==> flow/design.v <==
module LMFE ( clk, reset, Din, in_en, busy, out_valid, Dout, mem_cen, mem_wen, mem_addr, mem_d, mem_q);
input   clk;
input   reset;
input   in_en;
output  busy;
output  out_valid;
input   [7:0]  Din;
output  [7:0]  Dout;
output  mem_cen;
output  mem_wen;
output  [9:0]  mem_addr;
output  [7:0]  mem_d;
input   [7:0]  mem_q;
wire [7:0] med_d_w;
wire med_en_w;
wire med_del_w;
wire newline_w;
control MainCT( .clk(clk), .rst(reset), .data_in(Din), .in_en(in_en), .busy(busy), .med_data(med_d_w), .med_en(med_en_w), .med_del(med_del_w), .cen(mem_cen), .wen(mem_wen), .addr(mem_addr), .memd(mem_d), .memq(mem_q), .out_valid(out_valid), .newline(newline_w));
insert_sort med(.clk(clk), .rst(reset) , .data_valid(med_en_w) , .data_in(med_d_w), .data_out(Dout), .del_valid(med_del_w), .newline(newline_w)); 
endmodule
module insert_sort(clk,rst,data_valid,data_in,data_out,del_valid,newline); 
input clk,rst,data_valid,del_valid,newline;
input [7:0]data_in;
output [7:0] data_out;
reg [7:0] in_r;
reg [6:0] counter_r;
wire [6:0] counter_w;
reg [1:0] state_r,state_w;
reg [7:0] list_r [48:0];
reg [7:0] list_w [48:0];
wire [48:0] pos_w;
integer i,k; 
parameter S_idle=3'd0;
parameter S_load=3'd1;
parameter S_done=3'd2;
parameter S_dele=3'd3;
assign pos_w[0]=(in_r>list_r[0]);
assign pos_w[1]=(in_r>list_r[1]);
assign pos_w[2]=(in_r>list_r[2]);
assign pos_w[3]=(in_r>list_r[3]);
assign pos_w[4]=(in_r>list_r[4]);
assign pos_w[5]=(in_r>list_r[5]);
assign pos_w[6]=(in_r>list_r[6]);
assign pos_w[7]=(in_r>list_r[7]);
assign pos_w[8]=(in_r>list_r[8]);
assign pos_w[9]=(in_r>list_r[9]);
assign pos_w[10]=(in_r>list_r[10]);
assign pos_w[11]=(in_r>list_r[11]);
assign pos_w[12]=(in_r>list_r[12]);
assign pos_w[13]=(in_r>list_r[13]);
assign pos_w[14]=(in_r>list_r[14]);
assign pos_w[15]=(in_r>list_r[15]);
assign pos_w[16]=(in_r>list_r[16]);
assign pos_w[17]=(in_r>list_r[17]);
assign pos_w[18]=(in_r>list_r[18]);
assign pos_w[19]=(in_r>list_r[19]);
assign pos_w[20]=(in_r>list_r[20]);
assign pos_w[21]=(in_r>list_r[21]);
assign pos_w[22]=(in_r>list_r[22]);
assign pos_w[23]=(in_r>list_r[23]);
assign pos_w[24]=(in_r>list_r[24]);
assign pos_w[25]=(in_r>list_r[25]);
assign pos_w[26]=(in_r>list_r[26]);
assign pos_w[27]=(in_r>list_r[27]);
assign pos_w[28]=(in_r>list_r[28]);
assign pos_w[29]=(in_r>list_r[29]);
assign pos_w[30]=(in_r>list_r[30]);
assign pos_w[31]=(in_r>list_r[31]);
assign pos_w[32]=(in_r>list_r[32]);
assign pos_w[33]=(in_r>list_r[33]);
assign pos_w[34]=(in_r>list_r[34]);
assign pos_w[35]=(in_r>list_r[35]);
assign pos_w[36]=(in_r>list_r[36]);
assign pos_w[37]=(in_r>list_r[37]);
assign pos_w[38]=(in_r>list_r[38]);
assign pos_w[39]=(in_r>list_r[39]);
assign pos_w[40]=(in_r>list_r[40]);
assign pos_w[41]=(in_r>list_r[41]);
assign pos_w[42]=(in_r>list_r[42]);
assign pos_w[43]=(in_r>list_r[43]);
assign pos_w[44]=(in_r>list_r[44]);
assign pos_w[45]=(in_r>list_r[45]);
assign pos_w[46]=(in_r>list_r[46]);
assign pos_w[47]=(in_r>list_r[47]);
assign pos_w[48]=(in_r>list_r[48]);
assign counter_w=(state_r==S_load)?counter_r+7'b1:7'b0;
assign data_out=list_r[24];
always@(*)
begin
	case(state_r)
		S_idle:  
		begin
			list_w[0]=list_r[0];
			list_w[1]=list_r[1];
			list_w[2]=list_r[2];
			list_w[3]=list_r[3];
			list_w[4]=list_r[4];
			list_w[5]=list_r[5];
			list_w[6]=list_r[6];
			list_w[7]=list_r[7];
			list_w[8]=list_r[8];
			list_w[9]=list_r[9];
			list_w[10]=list_r[10];
			list_w[11]=list_r[11];
			list_w[12]=list_r[12];
			list_w[13]=list_r[13];
			list_w[14]=list_r[14];
			list_w[15]=list_r[15];
			list_w[16]=list_r[16];
			list_w[17]=list_r[17];
			list_w[18]=list_r[18];
			list_w[19]=list_r[19];
			list_w[20]=list_r[20];
			list_w[21]=list_r[21];
			list_w[22]=list_r[22];
			list_w[23]=list_r[23];
			list_w[24]=list_r[24];
			list_w[25]=list_r[25];
			list_w[26]=list_r[26];
			list_w[27]=list_r[27];
			list_w[28]=list_r[28];
			list_w[29]=list_r[29];
			list_w[30]=list_r[30];
			list_w[31]=list_r[31];
			list_w[32]=list_r[32];
			list_w[33]=list_r[33];
			list_w[34]=list_r[34];
			list_w[35]=list_r[35];
			list_w[36]=list_r[36];
			list_w[37]=list_r[37];
			list_w[38]=list_r[38];
			list_w[39]=list_r[39];
			list_w[40]=list_r[40];
			list_w[41]=list_r[41];
			list_w[42]=list_r[42];
			list_w[43]=list_r[43];	
			list_w[44]=list_r[44];
			list_w[45]=list_r[45];
			list_w[46]=list_r[46];
			list_w[47]=list_r[47];
			list_w[48]=list_r[48];		
		end
		S_load:
		begin
			list_w[0]=((state_r==S_load)&&(pos_w[0]==1'b1))?list_r[0]:in_r;
			list_w[1]=(pos_w[1]==1'b1)?list_r[1]:((pos_w[0]==1'b1)&&(pos_w[1]==1'b0))?in_r:list_r[0];
			list_w[2]=(pos_w[2]==1'b1)?list_r[2]:((pos_w[1]==1'b1)&&(pos_w[2]==1'b0))?in_r:list_r[1];
			list_w[3]=(pos_w[3]==1'b1)?list_r[3]:((pos_w[2]==1'b1)&&(pos_w[3]==1'b0))?in_r:list_r[2];
			list_w[4]=(pos_w[4]==1'b1)?list_r[4]:((pos_w[3]==1'b1)&&(pos_w[4]==1'b0))?in_r:list_r[3];
			list_w[5]=(pos_w[5]==1'b1)?list_r[5]:((pos_w[4]==1'b1)&&(pos_w[5]==1'b0))?in_r:list_r[4];
			list_w[6]=(pos_w[6]==1'b1)?list_r[6]:((pos_w[5]==1'b1)&&(pos_w[6]==1'b0))?in_r:list_r[5];
			list_w[7]=(pos_w[7]==1'b1)?list_r[7]:((pos_w[6]==1'b1)&&(pos_w[7]==1'b0))?in_r:list_r[6];
			list_w[8]=(pos_w[8]==1'b1)?list_r[8]:((pos_w[7]==1'b1)&&(pos_w[8]==1'b0))?in_r:list_r[7];
			list_w[9]=(pos_w[9]==1'b1)?list_r[9]:((pos_w[8]==1'b1)&&(pos_w[9]==1'b0))?in_r:list_r[8];
			list_w[10]=(pos_w[10]==1'b1)?list_r[10]:((pos_w[9]==1'b1)&&(pos_w[10]==1'b0))?in_r:list_r[9];
			list_w[11]=(pos_w[11]==1'b1)?list_r[11]:((pos_w[10]==1'b1)&&(pos_w[11]==1'b0))?in_r:list_r[10];
			list_w[12]=(pos_w[12]==1'b1)?list_r[12]:((pos_w[11]==1'b1)&&(pos_w[12]==1'b0))?in_r:list_r[11];
			list_w[13]=(pos_w[13]==1'b1)?list_r[13]:((pos_w[12]==1'b1)&&(pos_w[13]==1'b0))?in_r:list_r[12];
			list_w[14]=(pos_w[14]==1'b1)?list_r[14]:((pos_w[13]==1'b1)&&(pos_w[14]==1'b0))?in_r:list_r[13];
			list_w[15]=(pos_w[15]==1'b1)?list_r[15]:((pos_w[14]==1'b1)&&(pos_w[15]==1'b0))?in_r:list_r[14];
			list_w[16]=(pos_w[16]==1'b1)?list_r[16]:((pos_w[15]==1'b1)&&(pos_w[16]==1'b0))?in_r:list_r[15];
			list_w[17]=(pos_w[17]==1'b1)?list_r[17]:((pos_w[16]==1'b1)&&(pos_w[17]==1'b0))?in_r:list_r[16];
			list_w[18]=(pos_w[18]==1'b1)?list_r[18]:((pos_w[17]==1'b1)&&(pos_w[18]==1'b0))?in_r:list_r[17];
			list_w[19]=(pos_w[19]==1'b1)?list_r[19]:((pos_w[18]==1'b1)&&(pos_w[19]==1'b0))?in_r:list_r[18];
			list_w[20]=(pos_w[20]==1'b1)?list_r[20]:((pos_w[19]==1'b1)&&(pos_w[20]==1'b0))?in_r:list_r[19];
			list_w[21]=(pos_w[21]==1'b1)?list_r[21]:((pos_w[20]==1'b1)&&(pos_w[21]==1'b0))?in_r:list_r[20];
			list_w[22]=(pos_w[22]==1'b1)?list_r[22]:((pos_w[21]==1'b1)&&(pos_w[22]==1'b0))?in_r:list_r[21];
			list_w[23]=(pos_w[23]==1'b1)?list_r[23]:((pos_w[22]==1'b1)&&(pos_w[23]==1'b0))?in_r:list_r[22];
			list_w[24]=(pos_w[24]==1'b1)?list_r[24]:((pos_w[23]==1'b1)&&(pos_w[24]==1'b0))?in_r:list_r[23];
			list_w[25]=(pos_w[25]==1'b1)?list_r[25]:((pos_w[24]==1'b1)&&(pos_w[25]==1'b0))?in_r:list_r[24];
			list_w[26]=(pos_w[26]==1'b1)?list_r[26]:((pos_w[25]==1'b1)&&(pos_w[26]==1'b0))?in_r:list_r[25];
			list_w[27]=(pos_w[27]==1'b1)?list_r[27]:((pos_w[26]==1'b1)&&(pos_w[27]==1'b0))?in_r:list_r[26];
			list_w[28]=(pos_w[28]==1'b1)?list_r[28]:((pos_w[27]==1'b1)&&(pos_w[28]==1'b0))?in_r:list_r[27];
			list_w[29]=(pos_w[29]==1'b1)?list_r[29]:((pos_w[28]==1'b1)&&(pos_w[29]==1'b0))?in_r:list_r[28];
			list_w[30]=(pos_w[30]==1'b1)?list_r[30]:((pos_w[29]==1'b1)&&(pos_w[30]==1'b0))?in_r:list_r[29];
			list_w[31]=(pos_w[31]==1'b1)?list_r[31]:((pos_w[30]==1'b1)&&(pos_w[31]==1'b0))?in_r:list_r[30];	
			list_w[32]=(pos_w[32]==1'b1)?list_r[32]:((pos_w[31]==1'b1)&&(pos_w[32]==1'b0))?in_r:list_r[31];
			list_w[33]=(pos_w[33]==1'b1)?list_r[33]:((pos_w[32]==1'b1)&&(pos_w[33]==1'b0))?in_r:list_r[32];	
			list_w[34]=(pos_w[34]==1'b1)?list_r[34]:((pos_w[33]==1'b1)&&(pos_w[34]==1'b0))?in_r:list_r[33];
			list_w[35]=(pos_w[35]==1'b1)?list_r[35]:((pos_w[34]==1'b1)&&(pos_w[35]==1'b0))?in_r:list_r[34];	
			list_w[36]=(pos_w[36]==1'b1)?list_r[36]:((pos_w[35]==1'b1)&&(pos_w[36]==1'b0))?in_r:list_r[35];
			list_w[37]=(pos_w[37]==1'b1)?list_r[37]:((pos_w[36]==1'b1)&&(pos_w[37]==1'b0))?in_r:list_r[36];	
			list_w[38]=(pos_w[38]==1'b1)?list_r[38]:((pos_w[37]==1'b1)&&(pos_w[38]==1'b0))?in_r:list_r[37];
			list_w[39]=(pos_w[39]==1'b1)?list_r[39]:((pos_w[38]==1'b1)&&(pos_w[39]==1'b0))?in_r:list_r[38];	
			list_w[40]=(pos_w[40]==1'b1)?list_r[40]:((pos_w[39]==1'b1)&&(pos_w[40]==1'b0))?in_r:list_r[39];
			list_w[41]=(pos_w[41]==1'b1)?list_r[41]:((pos_w[40]==1'b1)&&(pos_w[41]==1'b0))?in_r:list_r[40];	
			list_w[42]=(pos_w[42]==1'b1)?list_r[42]:((pos_w[41]==1'b1)&&(pos_w[42]==1'b0))?in_r:list_r[41];
			list_w[43]=(pos_w[43]==1'b1)?list_r[43]:((pos_w[42]==1'b1)&&(pos_w[43]==1'b0))?in_r:list_r[42];	
			list_w[44]=(pos_w[44]==1'b1)?list_r[44]:((pos_w[43]==1'b1)&&(pos_w[44]==1'b0))?in_r:list_r[43];
			list_w[45]=(pos_w[45]==1'b1)?list_r[45]:((pos_w[44]==1'b1)&&(pos_w[45]==1'b0))?in_r:list_r[44];	
			list_w[46]=(pos_w[46]==1'b1)?list_r[46]:((pos_w[45]==1'b1)&&(pos_w[46]==1'b0))?in_r:list_r[45];
			list_w[47]=(pos_w[47]==1'b1)?list_r[47]:((pos_w[46]==1'b1)&&(pos_w[47]==1'b0))?in_r:list_r[46];				
			list_w[48]=(pos_w[48]==1'b1)?list_r[48]:((pos_w[47]==1'b1)&&(pos_w[48]==1'b0))?in_r:list_r[47];					
		end
		S_done:
		begin
			list_w[0]=list_r[0];
			list_w[1]=list_r[1];
			list_w[2]=list_r[2];
			list_w[3]=list_r[3];
			list_w[4]=list_r[4];
			list_w[5]=list_r[5];
			list_w[6]=list_r[6];
			list_w[7]=list_r[7];
			list_w[8]=list_r[8];
			list_w[9]=list_r[9];
			list_w[10]=list_r[10];
			list_w[11]=list_r[11];
			list_w[12]=list_r[12];
			list_w[13]=list_r[13];
			list_w[14]=list_r[14];
			list_w[15]=list_r[15];
			list_w[16]=list_r[16];
			list_w[17]=list_r[17];
			list_w[18]=list_r[18];
			list_w[19]=list_r[19];
			list_w[20]=list_r[20];
			list_w[21]=list_r[21];
			list_w[22]=list_r[22];
			list_w[23]=list_r[23];
			list_w[24]=list_r[24];
			list_w[25]=list_r[25];
			list_w[26]=list_r[26];
			list_w[27]=list_r[27];
			list_w[28]=list_r[28];
			list_w[29]=list_r[29];
			list_w[30]=list_r[30];
			list_w[31]=list_r[31];
			list_w[32]=list_r[32];
			list_w[33]=list_r[33];
			list_w[34]=list_r[34];
			list_w[35]=list_r[35];
			list_w[36]=list_r[36];
			list_w[37]=list_r[37];
			list_w[38]=list_r[38];
			list_w[39]=list_r[39];
			list_w[40]=list_r[40];
			list_w[41]=list_r[41];
			list_w[42]=list_r[42];
			list_w[43]=list_r[43];	
			list_w[44]=list_r[44];
			list_w[45]=list_r[45];
			list_w[46]=list_r[46];
			list_w[47]=list_r[47];
			list_w[48]=list_r[48];					
		end
		S_dele:
		begin
			list_w[0]=(pos_w[0]==1'b1)?list_r[0]:list_r[1];
			list_w[1]=(pos_w[1]==1'b1)?list_r[1]:list_r[2];
			list_w[2]=(pos_w[2]==1'b1)?list_r[2]:list_r[3];
			list_w[3]=(pos_w[3]==1'b1)?list_r[3]:list_r[4];
			list_w[4]=(pos_w[4]==1'b1)?list_r[4]:list_r[5];
			list_w[5]=(pos_w[5]==1'b1)?list_r[5]:list_r[6];
			list_w[6]=(pos_w[6]==1'b1)?list_r[6]:list_r[7];
			list_w[7]=(pos_w[7]==1'b1)?list_r[7]:list_r[8];
			list_w[8]=(pos_w[8]==1'b1)?list_r[8]:list_r[9];
			list_w[9]=(pos_w[9]==1'b1)?list_r[9]:list_r[10];
			list_w[10]=(pos_w[10]==1'b1)?list_r[10]:list_r[11];
			list_w[11]=(pos_w[11]==1'b1)?list_r[11]:list_r[12];
			list_w[12]=(pos_w[12]==1'b1)?list_r[12]:list_r[13];
			list_w[13]=(pos_w[13]==1'b1)?list_r[13]:list_r[14];
			list_w[14]=(pos_w[14]==1'b1)?list_r[14]:list_r[15];
			list_w[15]=(pos_w[15]==1'b1)?list_r[15]:list_r[16];
			list_w[16]=(pos_w[16]==1'b1)?list_r[16]:list_r[17];
			list_w[17]=(pos_w[17]==1'b1)?list_r[17]:list_r[18];
			list_w[18]=(pos_w[18]==1'b1)?list_r[18]:list_r[19];
			list_w[19]=(pos_w[19]==1'b1)?list_r[19]:list_r[20];
			list_w[20]=(pos_w[20]==1'b1)?list_r[20]:list_r[21];
			list_w[21]=(pos_w[21]==1'b1)?list_r[21]:list_r[22];
			list_w[22]=(pos_w[22]==1'b1)?list_r[22]:list_r[23];
			list_w[23]=(pos_w[23]==1'b1)?list_r[23]:list_r[24];
			list_w[24]=(pos_w[24]==1'b1)?list_r[24]:list_r[25];
			list_w[25]=(pos_w[25]==1'b1)?list_r[25]:list_r[26];
			list_w[26]=(pos_w[26]==1'b1)?list_r[26]:list_r[27];
			list_w[27]=(pos_w[27]==1'b1)?list_r[27]:list_r[28];
			list_w[28]=(pos_w[28]==1'b1)?list_r[28]:list_r[29];
			list_w[29]=(pos_w[29]==1'b1)?list_r[29]:list_r[30];
			list_w[30]=(pos_w[30]==1'b1)?list_r[30]:list_r[31];
			list_w[31]=(pos_w[31]==1'b1)?list_r[31]:list_r[32];
			list_w[32]=(pos_w[32]==1'b1)?list_r[32]:list_r[33];
			list_w[33]=(pos_w[33]==1'b1)?list_r[33]:list_r[34];
			list_w[34]=(pos_w[34]==1'b1)?list_r[34]:list_r[35];
			list_w[35]=(pos_w[35]==1'b1)?list_r[35]:list_r[36];
			list_w[36]=(pos_w[36]==1'b1)?list_r[36]:list_r[37];
			list_w[37]=(pos_w[37]==1'b1)?list_r[37]:list_r[38];
			list_w[38]=(pos_w[38]==1'b1)?list_r[38]:list_r[39];
			list_w[39]=(pos_w[39]==1'b1)?list_r[39]:list_r[40];
			list_w[40]=(pos_w[40]==1'b1)?list_r[40]:list_r[41];
			list_w[41]=(pos_w[41]==1'b1)?list_r[41]:list_r[42];
			list_w[42]=(pos_w[42]==1'b1)?list_r[42]:list_r[43];
			list_w[43]=(pos_w[43]==1'b1)?list_r[43]:list_r[44];
			list_w[44]=(pos_w[44]==1'b1)?list_r[44]:list_r[45];
			list_w[45]=(pos_w[45]==1'b1)?list_r[45]:list_r[46];
			list_w[46]=(pos_w[46]==1'b1)?list_r[46]:list_r[47];
			list_w[47]=(pos_w[47]==1'b1)?list_r[47]:list_r[48];
			list_w[48]=(pos_w[48]==1'b1)?list_r[48]:8'd255;			
		end	
		default:
		begin
			list_w[0]=list_r[0];
			list_w[1]=list_r[1];
			list_w[2]=list_r[2];
			list_w[3]=list_r[3];
			list_w[4]=list_r[4];
			list_w[5]=list_r[5];
			list_w[6]=list_r[6];
			list_w[7]=list_r[7];
			list_w[8]=list_r[8];
			list_w[9]=list_r[9];
			list_w[10]=list_r[10];
			list_w[11]=list_r[11];
			list_w[12]=list_r[12];
			list_w[13]=list_r[13];
			list_w[14]=list_r[14];
			list_w[15]=list_r[15];
			list_w[16]=list_r[16];
			list_w[17]=list_r[17];
			list_w[18]=list_r[18];
			list_w[19]=list_r[19];
			list_w[20]=list_r[20];
			list_w[21]=list_r[21];
			list_w[22]=list_r[22];
			list_w[23]=list_r[23];
			list_w[24]=list_r[24];
			list_w[25]=list_r[25];
			list_w[26]=list_r[26];
			list_w[27]=list_r[27];
			list_w[28]=list_r[28];
			list_w[29]=list_r[29];
			list_w[30]=list_r[30];
			list_w[31]=list_r[31];
			list_w[32]=list_r[32];
			list_w[33]=list_r[33];
			list_w[34]=list_r[34];
			list_w[35]=list_r[35];
			list_w[36]=list_r[36];
			list_w[37]=list_r[37];
			list_w[38]=list_r[38];
			list_w[39]=list_r[39];
			list_w[40]=list_r[40];
			list_w[41]=list_r[41];
			list_w[42]=list_r[42];
			list_w[43]=list_r[43];	
			list_w[44]=list_r[44];
			list_w[45]=list_r[45];
			list_w[46]=list_r[46];
			list_w[47]=list_r[47];
			list_w[48]=list_r[48];
		end
	endcase		
end
always@(*)
begin
	case(state_r)
		S_idle: begin if(data_valid) state_w=S_load; else if(del_valid) state_w=S_dele; else state_w=S_idle; end
		S_load: begin if(data_valid) state_w=S_load; else state_w=S_done; end
		S_dele: begin if(del_valid) state_w=S_dele; else state_w=S_done; end
		S_done: begin if(del_valid) state_w=S_dele; else if(data_valid) state_w=S_load; else state_w=S_idle; end
		default: state_w=state_r;
	endcase
end
always@(posedge clk or posedge rst)
begin
	if(rst)
	begin
		in_r<=7'b0;
		counter_r<=7'b0;
        state_r<=2'b0;	
		list_r[0]<=8'd0;
		list_r[1]<=8'd0;		
		list_r[2]<=8'd0;		
		list_r[3]<=8'd0;		
		list_r[4]<=8'd0;		
		list_r[5]<=8'd0;		
		list_r[6]<=8'd0;		
		list_r[7]<=8'd0;		
		list_r[8]<=8'd0;		
		list_r[9]<=8'd0;		
		list_r[10]<=8'd0;		
		list_r[11]<=8'd0;		
		list_r[12]<=8'd0;		
		list_r[13]<=8'd0;		
		list_r[14]<=8'd0;		
		list_r[15]<=8'd0;		
		list_r[16]<=8'd0;		
		list_r[17]<=8'd0;		
		list_r[18]<=8'd0;		
		list_r[19]<=8'd0;		
		list_r[20]<=8'd0;		
		list_r[21]<=8'd255;		
		list_r[22]<=8'd255;		
		list_r[23]<=8'd255;		
		list_r[24]<=8'd255;		
		list_r[25]<=8'd255;		
		list_r[26]<=8'd255;		
		list_r[27]<=8'd255;		
		list_r[28]<=8'd255;		
		list_r[29]<=8'd255;		
		list_r[30]<=8'd255;		
		list_r[31]<=8'd255;		
		list_r[32]<=8'd255;		
		list_r[33]<=8'd255;		
		list_r[34]<=8'd255;		
		list_r[35]<=8'd255;		
		list_r[36]<=8'd255;		
		list_r[37]<=8'd255;		
		list_r[38]<=8'd255;		
		list_r[39]<=8'd255;		
		list_r[40]<=8'd255;		
		list_r[41]<=8'd255;		
		list_r[42]<=8'd255;		
		list_r[43]<=8'd255;		
		list_r[44]<=8'd255;		
		list_r[45]<=8'd255;		
		list_r[46]<=8'd255;		
		list_r[47]<=8'd255;		
		list_r[48]<=8'd255;		
	end
	else if(newline)
	begin
		in_r<=7'b0;
		counter_r<=7'b0;
        state_r<=2'b0;	
		list_r[0]<=8'd0;
		list_r[1]<=8'd0;		
		list_r[2]<=8'd0;		
		list_r[3]<=8'd0;		
		list_r[4]<=8'd0;		
		list_r[5]<=8'd0;		
		list_r[6]<=8'd0;		
		list_r[7]<=8'd0;		
		list_r[8]<=8'd0;		
		list_r[9]<=8'd0;		
		list_r[10]<=8'd0;		
		list_r[11]<=8'd0;		
		list_r[12]<=8'd0;		
		list_r[13]<=8'd0;		
		list_r[14]<=8'd0;		
		list_r[15]<=8'd0;		
		list_r[16]<=8'd0;		
		list_r[17]<=8'd0;		
		list_r[18]<=8'd0;		
		list_r[19]<=8'd0;		
		list_r[20]<=8'd0;		
		list_r[21]<=8'd255;		
		list_r[22]<=8'd255;		
		list_r[23]<=8'd255;		
		list_r[24]<=8'd255;		
		list_r[25]<=8'd255;		
		list_r[26]<=8'd255;		
		list_r[27]<=8'd255;		
		list_r[28]<=8'd255;		
		list_r[29]<=8'd255;		
		list_r[30]<=8'd255;		
		list_r[31]<=8'd255;		
		list_r[32]<=8'd255;		
		list_r[33]<=8'd255;		
		list_r[34]<=8'd255;		
		list_r[35]<=8'd255;		
		list_r[36]<=8'd255;		
		list_r[37]<=8'd255;		
		list_r[38]<=8'd255;		
		list_r[39]<=8'd255;		
		list_r[40]<=8'd255;		
		list_r[41]<=8'd255;		
		list_r[42]<=8'd255;		
		list_r[43]<=8'd255;		
		list_r[44]<=8'd255;		
		list_r[45]<=8'd255;		
		list_r[46]<=8'd255;		
		list_r[47]<=8'd255;		
		list_r[48]<=8'd255;		
	end	
	else
	begin	
		in_r<=data_in;
		counter_r<=counter_w;
        state_r<=state_w;	
		list_r[0]<=list_w[0];
		list_r[1]<=list_w[1];		
		list_r[2]<=list_w[2];		
		list_r[3]<=list_w[3];		
		list_r[4]<=list_w[4];		
		list_r[5]<=list_w[5];		
		list_r[6]<=list_w[6];		
		list_r[7]<=list_w[7];		
		list_r[8]<=list_w[8];		
		list_r[9]<=list_w[9];		
		list_r[10]<=list_w[10];
		list_r[11]<=list_w[11];
		list_r[12]<=list_w[12];
		list_r[13]<=list_w[13];
		list_r[14]<=list_w[14];
		list_r[15]<=list_w[15];
		list_r[16]<=list_w[16];
		list_r[17]<=list_w[17];
		list_r[18]<=list_w[18];
		list_r[19]<=list_w[19];
		list_r[20]<=list_w[20];
		list_r[21]<=list_w[21];
		list_r[22]<=list_w[22];
		list_r[23]<=list_w[23];
		list_r[24]<=list_w[24];
		list_r[25]<=list_w[25];
		list_r[26]<=list_w[26];
		list_r[27]<=list_w[27];
		list_r[28]<=list_w[28];
		list_r[29]<=list_w[29];
		list_r[30]<=list_w[30];
		list_r[31]<=list_w[31];
		list_r[32]<=list_w[32];
		list_r[33]<=list_w[33];
		list_r[34]<=list_w[34];
		list_r[35]<=list_w[35];
		list_r[36]<=list_w[36];
		list_r[37]<=list_w[37];
		list_r[38]<=list_w[38];
		list_r[39]<=list_w[39];
		list_r[40]<=list_w[40];
		list_r[41]<=list_w[41];
		list_r[42]<=list_w[42];
		list_r[43]<=list_w[43];
		list_r[44]<=list_w[44];
		list_r[45]<=list_w[45];
		list_r[46]<=list_w[46];
		list_r[47]<=list_w[47];
		list_r[48]<=list_w[48];	
	end
end
endmodule
module control ( clk, rst, data_in, in_en, busy, med_data, med_en, med_del, cen, wen, addr, memd, memq, out_valid, newline);
input   clk;
input   rst;
input   in_en;
input   [7:0] data_in;
input   [7:0] memq;
output  [7:0] memd;
output  cen;
output  wen;
output  busy;
output  med_en;
output  med_del;
output  newline;
output  out_valid;
output  [7:0] med_data;
output  [9:0] addr;
parameter S_init=3'd0;
parameter S_prep=3'd1;
parameter S_getw=3'd2;
parameter S_work=3'd3;
parameter S_endl=3'd4;
reg [2:0] state_r,state_w;
reg [6:0] counter_row_r;
wire [6:0] counter_row_w;
reg [6:0] counter_col_r;
wire [6:0] counter_col_w;
reg [6:0] countwin_row_r;
wire [6:0] countwin_row_w;
reg [6:0] countwin_col_r;
wire [6:0] countwin_col_w;
reg wen_r;
reg wen_w;
reg cen_r;
reg cen_w;
reg [9:0] addr_r;
reg [9:0] addr_w;
reg [7:0] work_counter;
reg [5:0] getw_counter;
wire [5:0] getw_counter_w;
reg busy_r;
reg busy_w;
reg out_v_r;
reg out_v_w;
reg med_en_r,med_en_w;
reg med_del_r,med_del_w;
reg [7:0] med_data_r,med_data_w;
integer k;
reg [7:0] data_r;
wire [7:0] data_w;
reg readfin;
wire readfin_w;
wire [6:0] mask_row;
wire [2:0] addr_shift_0;
wire [2:0] addr_shift_1;
wire [2:0] addr_shift_2;
wire [2:0] addr_shift_3;
wire [2:0] addr_shift_4;
wire [2:0] addr_shift_5;
wire [2:0] addr_shift_6;
wire [2:0] addr_shift_7;
assign busy=busy_r;
assign wen=wen_r;
assign cen=cen_r;
assign memd=data_r;
assign med_data=med_data_r;
assign med_del=med_del_r;
assign med_en=med_en_r;
assign counter_col_w=(in_en)?counter_col_r+7'b1:counter_col_r;
assign counter_row_w=(in_en&&counter_col_r==7'd127)?counter_row_r+7'b1:counter_row_r;
assign countwin_col_w=(out_valid)?countwin_col_r+7'b1:countwin_col_r;
assign countwin_row_w=(countwin_col_w==7'd0 && out_valid)?countwin_row_r+7'b1:countwin_row_r;
assign mask_row=(countwin_row_w==7'd0)?7'b000_0_111:(countwin_row_w==7'd1)?7'b000_0_011:(countwin_row_w==7'd2)?7'b000_0_001:(countwin_row_w==7'd125)?7'b100_0_000:(countwin_row_w==7'd126)?7'b110_0_000:(countwin_row_w==7'd127)?7'b111_0_000:7'b0;
assign addr_shift_0=(countwin_row_w[2:0]==3'd5)?(countwin_row_w[5:3]+3'd1):(countwin_row_w[2:0]==3'd6)?(countwin_row_w[5:3]+3'd1):(countwin_row_w[2:0]==3'd7)?(countwin_row_w[5:3]+3'd1):countwin_row_w[5:3];
assign addr_shift_1=(countwin_row_w[2:0]==3'd6)?(countwin_row_w[5:3]+3'd1):(countwin_row_w[2:0]==3'd7)?(countwin_row_w[5:3]+3'd1):countwin_row_w[5:3];
assign addr_shift_2=(countwin_row_w[2:0]==3'd7)?(countwin_row_w[5:3]+3'd1):countwin_row_w[5:3];
assign addr_shift_3=countwin_row_w[5:3];
assign addr_shift_4=countwin_row_w[5:3];
assign addr_shift_5=(countwin_row_w[2:0]==3'd0)?(countwin_row_w[5:3]-3'd1):countwin_row_w[5:3];	
assign addr_shift_6=(countwin_row_w[2:0]==3'd1)?(countwin_row_w[5:3]-3'd1):(countwin_row_w[2:0]==3'd0)?(countwin_row_w[5:3]-3'd1):countwin_row_w[5:3];
assign addr_shift_7=(countwin_row_w[2:0]==3'd2)?(countwin_row_w[5:3]-3'd1):(countwin_row_w[2:0]==3'd1)?(countwin_row_w[5:3]-3'd1):(countwin_row_w[2:0]==3'd0)?(countwin_row_w[5:3]-3'd1):countwin_row_w[5:3];
assign out_valid=(work_counter==8'd34)?1'b1:(getw_counter==5'd19)?1'b1:1'b0;
assign newline=(state_r==S_endl)?1'b1:1'b0;
assign data_w=(in_en)?data_in:data_r;
assign getw_counter_w=(state_r==S_getw)?(getw_counter<19)?getw_counter+5'd1:5'd0:5'd0;
assign readfin_w=(counter_col_r==7'd127 && counter_row_r ==7'd127)?1'b1:readfin;
assign addr=addr_r;
always@(*)
begin
	case(state_r)
	S_endl:
	begin
		busy_w=1'b1;
		cen_w=1'b0;
		wen_w=(readfin==1'b0)?1'b0:1'b1;
		addr_w=(readfin==1'b0)?{counter_row_r[2:0],7'b0}:{countwin_row_r[2:0],countwin_col_r};
		med_en_w=1'd0;
		med_del_w=1'd0;
		med_data_w=8'd255;
	end
	S_prep:
	begin
		busy_w=1'b0;
		cen_w=1'b0;	
		wen_w=1'b0;	
		addr_w={counter_row_r[2:0],counter_col_r};
		med_en_w=1'd0;
		med_del_w=1'd0;
		med_data_w=8'd255;
	end
	S_init:
	begin
		busy_w=1'b0;
		cen_w=1'b0;
		wen_w=1'b0;	
		addr_w=10'd0;
		med_en_w=1'd0;
		med_del_w=1'd0;
		med_data_w=8'd255;		
	end
	S_getw:
	begin
		busy_w=1'b1;		
		cen_w=1'b0;
		wen_w=1'b1;	
		case(getw_counter)
			5'd0: begin addr_w={(countwin_row_r[2:0]-3'd3),countwin_col_r-7'd4}; end
			5'd1: begin addr_w={(countwin_row_r[2:0]-3'd2),countwin_col_r-7'd4}; end
			5'd2: begin addr_w={(countwin_row_r[2:0]-3'd1),countwin_col_r-7'd4}; end		
			5'd3: begin addr_w={(countwin_row_r[2:0]),countwin_col_r-7'd4}; end
			5'd4: begin addr_w={(countwin_row_r[2:0]+3'd1),countwin_col_r-7'd4}; end
			5'd5: begin addr_w={(countwin_row_r[2:0]+3'd2),countwin_col_r-7'd4}; end	
			5'd6: begin addr_w={(countwin_row_r[2:0]+3'd3),countwin_col_r-7'd4}; end
			5'd8: begin addr_w={(countwin_row_r[2:0]-3'd3),countwin_col_r+7'd3}; end
			5'd9: begin addr_w={(countwin_row_r[2:0]-3'd2),countwin_col_r+7'd3}; end
			5'd10: begin addr_w={(countwin_row_r[2:0]-3'd1),countwin_col_r+7'd3}; end
			5'd11: begin addr_w={(countwin_row_r[2:0]),countwin_col_r+7'd3}; end
			5'd12: begin addr_w={(countwin_row_r[2:0]+3'd1),countwin_col_r+7'd3}; end
			5'd13: begin addr_w={(countwin_row_r[2:0]+3'd2),countwin_col_r+7'd3}; end
			5'd14: begin addr_w={(countwin_row_r[2:0]+3'd3),countwin_col_r+7'd3}; end
			default: begin addr_w=addr_r; end
		endcase
		case(getw_counter)	
			5'd1: begin med_data_w=(mask_row[0])?8'd0:(countwin_col_r>3)?memq:8'd0; med_en_w=1'd0; med_del_w=1'd1; end
			5'd2: begin med_data_w=(mask_row[1])?8'd0:(countwin_col_r>3)?memq:8'd0; med_en_w=1'd0; med_del_w=1'd1; end
			5'd3: begin med_data_w=(mask_row[2])?8'd0:(countwin_col_r>3)?memq:8'd0; med_en_w=1'd0; med_del_w=1'd1; end	
			5'd4: begin med_data_w=(mask_row[3])?8'd0:(countwin_col_r>3)?memq:8'd0; med_en_w=1'd0; med_del_w=1'd1; end
			5'd5: begin med_data_w=(mask_row[4])?8'd0:(countwin_col_r>3)?memq:8'd0; med_en_w=1'd0; med_del_w=1'd1; end
			5'd6: begin med_data_w=(mask_row[5])?8'd0:(countwin_col_r>3)?memq:8'd0; med_en_w=1'd0; med_del_w=1'd1; end
			5'd7: begin med_data_w=(mask_row[6])?8'd0:(countwin_col_r>3)?memq:8'd0; med_en_w=1'd0; med_del_w=1'd1; end
			5'd9: begin med_data_w=(mask_row[0])?8'd0:(countwin_col_r<=124)?memq:8'd0; med_en_w=1'd1; med_del_w=1'd0; end
			5'd10: begin med_data_w=(mask_row[1])?8'd0:(countwin_col_r<=124)?memq:8'd0; med_en_w=1'd1; med_del_w=1'd0; end
			5'd11: begin med_data_w=(mask_row[2])?8'd0:(countwin_col_r<=124)?memq:8'd0; med_en_w=1'd1; med_del_w=1'd0; end
			5'd12: begin med_data_w=(mask_row[3])?8'd0:(countwin_col_r<=124)?memq:8'd0; med_en_w=1'd1; med_del_w=1'd0; end
			5'd13: begin med_data_w=(mask_row[4])?8'd0:(countwin_col_r<=124)?memq:8'd0; med_en_w=1'd1; med_del_w=1'd0; end
			5'd14: begin med_data_w=(mask_row[5])?8'd0:(countwin_col_r<=124)?memq:8'd0; med_en_w=1'd1; med_del_w=1'd0; end
			5'd15: begin med_data_w=(mask_row[6])?8'd0:(countwin_col_r<=124)?memq:8'd0; med_en_w=1'd1; med_del_w=1'd0; end	
			default: begin med_data_w=8'd255; med_en_w=1'd0; med_del_w=1'd0; end
		endcase
	end
	S_work:
	begin	
		busy_w=1'b1;	
		cen_w=1'b0;
		wen_w=1'b1;
		med_del_w=1'b0;	
		case(work_counter)
			8'd0: begin addr_w={(countwin_row_r[2:0]-3'd3),countwin_col_r}; end
			8'd1: begin addr_w={(countwin_row_r[2:0]-3'd2),countwin_col_r}; end
			8'd2: begin addr_w={(countwin_row_r[2:0]-3'd1),countwin_col_r}; end		
			8'd3: begin addr_w={(countwin_row_r[2:0]),countwin_col_r}; end
			8'd4: begin addr_w={(countwin_row_r[2:0]+3'd1),countwin_col_r}; end
			8'd5: begin addr_w={(countwin_row_r[2:0]+3'd2),countwin_col_r}; end	
			8'd6: begin addr_w={(countwin_row_r[2:0]+3'd3),countwin_col_r}; end
			8'd8: begin addr_w={(countwin_row_r[2:0]-3'd3),countwin_col_r+7'd1}; end
			8'd9: begin addr_w={(countwin_row_r[2:0]-3'd2),countwin_col_r+7'd1}; end
			8'd10: begin addr_w={(countwin_row_r[2:0]-3'd1),countwin_col_r+7'd1}; end
			8'd11: begin addr_w={(countwin_row_r[2:0]),countwin_col_r+7'd1}; end
			8'd12: begin addr_w={(countwin_row_r[2:0]+3'd1),countwin_col_r+7'd1}; end
			8'd13: begin addr_w={(countwin_row_r[2:0]+3'd2),countwin_col_r+7'd1}; end
			8'd14: begin addr_w={(countwin_row_r[2:0]+3'd3),countwin_col_r+7'd1}; end
			8'd16: begin addr_w={(countwin_row_r[2:0]-3'd3),countwin_col_r+7'd2}; end
			8'd17: begin addr_w={(countwin_row_r[2:0]-3'd2),countwin_col_r+7'd2}; end
			8'd18: begin addr_w={(countwin_row_r[2:0]-3'd1),countwin_col_r+7'd2}; end
			8'd19: begin addr_w={(countwin_row_r[2:0]),countwin_col_r+7'd2}; end
			8'd20: begin addr_w={(countwin_row_r[2:0]+3'd1),countwin_col_r+7'd2}; end
			8'd21: begin addr_w={(countwin_row_r[2:0]+3'd2),countwin_col_r+7'd2}; end
			8'd22: begin addr_w={(countwin_row_r[2:0]+3'd3),countwin_col_r+7'd2}; end	
			8'd24: begin addr_w={(countwin_row_r[2:0]-3'd3),countwin_col_r+7'd3}; end
			8'd25: begin addr_w={(countwin_row_r[2:0]-3'd2),countwin_col_r+7'd3}; end
			8'd26: begin addr_w={(countwin_row_r[2:0]-3'd1),countwin_col_r+7'd3}; end
			8'd27: begin addr_w={(countwin_row_r[2:0]),countwin_col_r+7'd3}; end
			8'd28: begin addr_w={(countwin_row_r[2:0]+3'd1),countwin_col_r+7'd3}; end
			8'd29: begin addr_w={(countwin_row_r[2:0]+3'd2),countwin_col_r+7'd3}; end
			8'd30: begin addr_w={(countwin_row_r[2:0]+3'd3),countwin_col_r+7'd3}; end
			default: begin addr_w=addr_r; end
		endcase
		case(work_counter)	
			8'd1: begin med_data_w=(mask_row[0])?8'd0:memq; med_en_w=1'd1; end
			8'd2: begin med_data_w=(mask_row[1])?8'd0:memq; med_en_w=1'd1; end
			8'd3: begin med_data_w=(mask_row[2])?8'd0:memq; med_en_w=1'd1; end	
			8'd4: begin med_data_w=(mask_row[3])?8'd0:memq; med_en_w=1'd1; end
			8'd5: begin med_data_w=(mask_row[4])?8'd0:memq; med_en_w=1'd1; end
			8'd6: begin med_data_w=(mask_row[5])?8'd0:memq; med_en_w=1'd1; end
			8'd7: begin med_data_w=(mask_row[6])?8'd0:memq; med_en_w=1'd1; end
			8'd9: begin med_data_w=(mask_row[0])?8'd0:memq; med_en_w=1'd1; end
			8'd10: begin med_data_w=(mask_row[1])?8'd0:memq; med_en_w=1'd1; end
			8'd11: begin med_data_w=(mask_row[2])?8'd0:memq; med_en_w=1'd1; end
			8'd12: begin med_data_w=(mask_row[3])?8'd0:memq; med_en_w=1'd1; end
			8'd13: begin med_data_w=(mask_row[4])?8'd0:memq; med_en_w=1'd1; end
			8'd14: begin med_data_w=(mask_row[5])?8'd0:memq; med_en_w=1'd1; end
			8'd15: begin med_data_w=(mask_row[6])?8'd0:memq; med_en_w=1'd1; end	
			8'd17: begin med_data_w=(mask_row[0])?8'd0:memq; med_en_w=1'd1; end
			8'd18: begin med_data_w=(mask_row[1])?8'd0:memq; med_en_w=1'd1; end
			8'd19: begin med_data_w=(mask_row[2])?8'd0:memq; med_en_w=1'd1; end
			8'd20: begin med_data_w=(mask_row[3])?8'd0:memq; med_en_w=1'd1; end
			8'd21: begin med_data_w=(mask_row[4])?8'd0:memq; med_en_w=1'd1; end
			8'd22: begin med_data_w=(mask_row[5])?8'd0:memq; med_en_w=1'd1; end
			8'd23: begin med_data_w=(mask_row[6])?8'd0:memq; med_en_w=1'd1; end	
			8'd25: begin med_data_w=(mask_row[0])?8'd0:memq; med_en_w=1'd1; end
			8'd26: begin med_data_w=(mask_row[1])?8'd0:memq; med_en_w=1'd1; end
			8'd27: begin med_data_w=(mask_row[2])?8'd0:memq; med_en_w=1'd1; end
			8'd28: begin med_data_w=(mask_row[3])?8'd0:memq; med_en_w=1'd1; end
			8'd29: begin med_data_w=(mask_row[4])?8'd0:memq; med_en_w=1'd1; end
			8'd30: begin med_data_w=(mask_row[5])?8'd0:memq; med_en_w=1'd1; end
			8'd31: begin med_data_w=(mask_row[6])?8'd0:memq; med_en_w=1'd1; end
			default: begin med_data_w=8'd255; med_en_w=1'd0; end
		endcase	
	end
	default:
	begin
		busy_w=1'b0;
		cen_w=1'b1;
		wen_w=1'b0;
		addr_w=10'd0;
		med_en_w=1'd0;
		med_del_w=1'd0;
		med_data_w=8'd255;					
	end
	endcase
end
always@(*)
begin
	case(state_r)
		S_init: begin if(in_en) state_w=S_prep; else state_w=S_init; end
		S_prep: begin if(counter_col_r==7'd127 && counter_row_r>7'd3) state_w=S_work; else state_w=S_prep;end
		S_getw: 
		begin 
			if(countwin_col_r==7'd127 && countwin_row_r<7'd127 && getw_counter==5'd19) state_w=S_endl; 
			else if(countwin_col_r==7'd127 && countwin_row_r==7'd127 && getw_counter==5'd19) state_w=S_init; 
			else state_w=S_getw; 
		end
		S_work: begin if(work_counter==8'd33) state_w=S_getw; else state_w=S_work; end
		S_endl: begin if(readfin==1'b0)state_w=S_prep; else state_w=S_work; end
		default:state_w=state_r;
	endcase
end
always@(posedge clk or posedge rst)
begin
	if(rst)
	begin
		readfin<=1'b0;
		state_r<=S_init;
		addr_r<=10'd0;
		out_v_r<=1'b0;
		cen_r<=8'd0;
		wen_r<=8'd0;
		med_en_r<=1'b0;
		med_del_r<=1'b0;
		med_data_r<=8'd0;
		work_counter<=8'd0;
		getw_counter<=5'd0;
		busy_r<=1'b0;
		data_r<=8'd0;
		counter_col_r<=7'b0;
		counter_row_r<=7'b0;
		countwin_col_r<=7'b0;
		countwin_row_r<=7'b0;		
	end
	else
	begin
		readfin<=readfin_w;	
		state_r<=state_w;
		addr_r<=addr_w;
		out_v_r<=1'b0;
		med_data_r<=med_data_w;
		cen_r<=cen_w;
		wen_r<=wen_w;
		med_en_r<=med_en_w;		
		med_del_r<=med_del_w;		
		work_counter<=(state_r==S_work && !in_en)?work_counter+8'd1:8'd0;	
		getw_counter<=getw_counter_w;
		busy_r<=busy_w;
		data_r<=data_w;
		counter_col_r<=counter_col_w;
		counter_row_r<=counter_row_w;		
		countwin_col_r<=countwin_col_w;
		countwin_row_r<=countwin_row_w;	
	end
end
endmodule
* Tool chain data of LMFE *
Tool output for the design above, in the order of the flow.
Line numbers count from 1 in the design file above.
Operators carry their Yosys type and port widths (W data, S select, Z words).
Not given: n/a

inputs
  top module = LMFE
  clock = clk
  cell library = sky130hd
  timing corner = tt_025C_1v80

* Word level *
Yosys after proc, flatten, opt, wreduce and memory -nomap, before mapping. Print and check cells are not counted.

storage and ports
  bits of input ports = 19
  output and inout bits = 30
  bits in registers = 479

cells by class
  $add $sub $neg = 15
  eq/ne operators = 166
  bitwise gates (word level) = 48
  reductions and logical operators = 130
  $lt $le $gt $ge = 54
  mux-type cells = 313

operators with widths
  kind                    number
  $mux W8                 220
  $pmux W8 S2             50
  $gt A8 B8 Y1            49
  $ne A3 B3 Y1 const B    98
  $pmux W10 S28           1
  $reduce_and A3 Y1       49
  $pmux W10 S14           1
  $eq A8 B5 Y1 const B    16
  $pmux W8 S14            1
  $eq A8 B4 Y1 const B    8
  $logic_and A1 B1 Y1     58
  $pmux W8 S7             1
  $mux W7                 8
  $eq A7 B7 Y1 const B    7
  $not A1 Y1              48
  $eq A6 B4 Y1 const B    8
  $pmux W10 S4            1
  $eq A8 B3 Y1 const B    4
  $ne A29 B29 Y1 const B  1
  $reduce_or A28 Y1       1
  $reduce_or A4 Y1        7
  $add A7 B1 Y7 const B   4
  $eq A6 B3 Y1 const B    4
  $eq A8 B2 Y1 const B    2
  $eq A8 B6 Y1 const B    2
  $mux W2                 8
  $ne A15 B15 Y1 const B  1
  $pmux W3 S5             1

Other operator kinds: 42; their cells: 67.

* Logic depth *
Yosys ltp: most cells in a row. Word level: on the elaborated netlist, between registers, memories and ports. Mapped: between sequential cells and ports; inverters and the memories' decode and read muxes count.

logic depth
  depth after elaboration = 17
  ABC_AREA = 0
  gate-level depth with buffers = 15
  gate-level depth less buffers = 11

* Mapped cells and area *
The flow's flattened synthesis, as Yosys stat reports it; memories are mapped. The netlist is that of the ABC_AREA named above (0 if unset); the other value can give another one.
Totals and module areas in this step are rounded.

synthesis totals
  sequential part of the area = 12370 um2
  buffer cells = 221
  mapped cells = 4313
  chip area (Yosys) = 37950 um2
  flip-flop cells = 483

cell types
  type                       number  area in all (um2)
  sky130_fd_sc_hd__dfrtp_1   257     6.43E+03
  sky130_fd_sc_hd__dfstp_2   226     5.94E+03
  sky130_fd_sc_hd__ha_1      415     5192.48
  sky130_fd_sc_hd__mux2i_1   307     3.07E+03
  sky130_fd_sc_hd__o21ai_0   382     1.91E+03
  sky130_fd_sc_hd__o22a_1    187     1.64E+03
  sky130_fd_sc_hd__nand2_1   412     1.55E+03
  sky130_fd_sc_hd__inv_1     407     1.53E+03
  sky130_fd_sc_hd__nand3_1   280     1.4E+03
  sky130_fd_sc_hd__a32o_1    108     1.08E+03
  sky130_fd_sc_hd__o21a_1    139     1.04E+03
  sky130_fd_sc_hd__clkbuf_1  204     765.734
  sky130_fd_sc_hd__a21oi_1   151     755.725
  sky130_fd_sc_hd__nor2_1    159     596.822
  sky130_fd_sc_hd__a21o_1    77      578.054
  sky130_fd_sc_hd__mux2_2    51      574.301
  sky130_fd_sc_hd__nor2b_1   70      437.92
  sky130_fd_sc_hd__a22o_1    44      385.37

Not listed: further types 59, cells in them 437.
By module: a second synthesis without flattening, with its own total; a netlist apart from the flattened one above.

second synthesis, totals
  cells (unflattened synthesis) = 4814
  area total of the unflattened synthesis = 41110 um2

Each row is one instance without its submodules.

by module
  module       area (um2)  instances  cells  sequential area (um2)
  insert_sort  35750       1          4199   10390
  control      5368        1          615    1978
  LMFE         0.0         1          0      0.0

* Timing after synthesis *
Source: OpenSTA report_checks on the synthesized netlist (no wires, ideal clock, input and output delay 20% of the period each), path of least setup slack; recovery checks are left aside. Register names are those of the netlist, which keeps one name where synthesis merged equal registers.

timing post-synthesis
  kind = flip-flop to flip-flop
  start point = reg med.in_r[0]
  end point = reg med.list_r[7][0]
  path delay = 4.138 ns
  time at the first pin = 0.000 ns
  data required time = 5.878 ns
  stages = 14
  setup slack = 1.863 ns
  clock period = 6.0 ns
  arrival = 4.016 ns
  synthesis period reached = 4.137 ns

"path delay" = arrival - input delay + setup time.
"stages": output pins that drive a net of the path, with the launching flip-flop's if there is one; two outputs of one cell count as two.
"synthesis period reached" is the clock period less the worst setup slack; recovery checks do not enter. This is arithmetic on one report: input and output delays are still those of the set period (20% each).
Between the ends stands the longest chain of elaborated cells between them, by number of cells; it is not shown to be the way that was timed. Of several equally long chains one is given.
Each line given opens the expression or statement behind the cell; cells for indexed reads and writes are added by Yosys, which also makes memories of some case tables.
At most two assigning lines are given for a register; there are more.

on the way, post-synthesis
  path through = sky130_fd_sc_hd__dfrtp_1 > sky130_fd_sc_hd__clkbuf_1 > sky130_fd_sc_hd__inv_1 > sky130_fd_sc_hd__clkbuf_1 > sky130_fd_sc_hd__ha_1 > sky130_fd_sc_hd__nor2b_1 > sky130_fd_sc_hd__o21a_1 > sky130_fd_sc_hd__o21a_1 > sky130_fd_sc_hd__o21ai_0 > sky130_fd_sc_hd__nand3b_1 > sky130_fd_sc_hd__a21oi_1 > sky130_fd_sc_hd__mux2i_1 > sky130_fd_sc_hd__nand2_1 > sky130_fd_sc_hd__a32o_1
  cells in the longest elaborated chain = 7
  elaborated cells on any way between the ends = 12
  source lines of those cells = 6

RTL lines, path post-synthesis
  item                  RTL line  text
  start, declared       25        reg [7:0] in_r;
  start, assigned       367       in_r<=7'b0;
  start, assigned       477       in_r<=data_in;
  $gt A8 B8 Y1          44        assign pos_w[7]=(in_r>list_r[7]);
  $not A1 Y1            152       list_w[7]=(pos_w[7]==1'b1)?list_r[7]:((pos_w[6]==1'b1)&&(pos_w[7]==1'b0))?in_r:list_r[6];
  $logic_and A1 B1 Y1   152
  $mux W8 (2 in a row)  152
  $pmux W8 S2           90        case(state_r)
  $mux W8               420       else if(newline)
  end, assigned         432       list_r[7]<=8'd0;
  end, assigned         487       list_r[7]<=list_w[7];
  end, declared         29        reg [7:0] list_r [48:0];

* Path in the finished layout *
Path of least setup slack in the final report of job 1 (OpenROAD, finished layout, wires in). Where an end is a register, its clock arrival counts in the times.

timing after layout
  kind = flip-flop to flip-flop
  start point = reg med.in_r[0]
  end point = reg med.list_r[17][7]
  time at the first pin = 0.67 ns
  data required time = 8.07 ns
  setup slack = 3.00 ns
  clock period = 7.5 ns
  stages = 13
  arrival = 5.07 ns

Between the ends stands the longest chain of elaborated cells between them, by number of cells; it is not shown to be the way that was timed. Of several equally long chains one is given.
At most two assigning lines are given for a register; there are more.

on the way, after layout
  path through = sky130_fd_sc_hd__dfrtp_2 > sky130_fd_sc_hd__inv_4 > sky130_fd_sc_hd__buf_4 > sky130_fd_sc_hd__ha_1 > sky130_fd_sc_hd__nor2b_1 > sky130_fd_sc_hd__o21a_1 > sky130_fd_sc_hd__o21a_1 > sky130_fd_sc_hd__o21a_1 > sky130_fd_sc_hd__o21bai_1 > sky130_fd_sc_hd__a21o_1 > sky130_fd_sc_hd__o21ai_1 > sky130_fd_sc_hd__nor2_1 > sky130_fd_sc_hd__a32o_1
  cells in the longest elaborated chain = 7
  elaborated cells on any way between the ends = 12
  source lines of those cells = 6

RTL lines, path after layout
  item                  RTL line  text
  start, declared       25        reg [7:0] in_r;
  start, assigned       367       in_r<=7'b0;
  start, assigned       477       in_r<=data_in;
  $gt A8 B8 Y1          54        assign pos_w[17]=(in_r>list_r[17]);
  $not A1 Y1            162       list_w[17]=(pos_w[17]==1'b1)?list_r[17]:((pos_w[16]==1'b1)&&(pos_w[17]==1'b0))?in_r:list_r[16];
  $logic_and A1 B1 Y1   162
  $mux W8 (2 in a row)  162
  $pmux W8 S2           90        case(state_r)
  $mux W8               420       else if(newline)
  end, assigned         442       list_r[17]<=8'd0;
  end, assigned         497       list_r[17]<=list_w[17];
  end, declared         29        reg [7:0] list_r [48:0];

Data sheet: physical implementation of LMFE

Measured results for LMFE: 4 stored runs of the Yosys and OpenROAD flow on sky130hd. The settings differ; the order carries no meaning. The constraints put input and output delay at 20% of the set period each and load the outputs with 0.01 pF.
"clock period reached": clock period set for the run, less the worst setup slack. It is reckoned from that one timing run; input and output delays stay at 20% of the period that was set.
Measured values are rounded.
Among the settings, - means not set for that run.

name                                          job 1   job 2  job 3   job 4
CELL_PAD_IN_SITES_DETAIL_PLACEMENT            2       -      1       2
CORE_MARGIN                                   7       2      2       2
CORE_UTILIZATION                              24      40     20      20
CTS_CLUSTER_DIAMETER                          326     -      77      -
PLACE_DENSITY_LB_ADDON                        0.26    -      0.28    0.28
SETUP_SLACK_MARGIN                            2.07    0.65   -       -
period_ns                                     7.5     4.21   2.85    4.57
CAP_MARGIN                                    20      20     0       25
SLEW_MARGIN                                   20      20     40      40
CELL_PAD_IN_SITES_GLOBAL_PLACEMENT            -       -      2       2
CORE_ASPECT_RATIO                             -       -      1.06    1.06
CTS_CLUSTER_SIZE                              -       -      69      81
GPL_ROUTABILITY_DRIVEN                        -       -      0       -
GPL_TIMING_DRIVEN                             -       -      0       0
MAX_ROUTING_LAYER                             -       -      met4    -
MIN_ROUTING_LAYER                             -       -      met1    met1
HOLD_SLACK_MARGIN                             -       -      -       -0.06
chip area in the Yosys report (um2)           37950   37950  37950   37950
worst setup slack after layout (ns)           2.997   0.761  -0.429  0.264
clock period reached (ns)                     4.503   3.449  3.279   4.306
standard-cell area of the final layout (um2)  42830   42740  50760   45330
summed negative setup slack (ns)              0.000   0.000  -73.17  0.000
die footprint (um2)                           169400  97340  193200  193200
worst hold slack in the final report (ns)     0.465   0.429  0.391   0.426
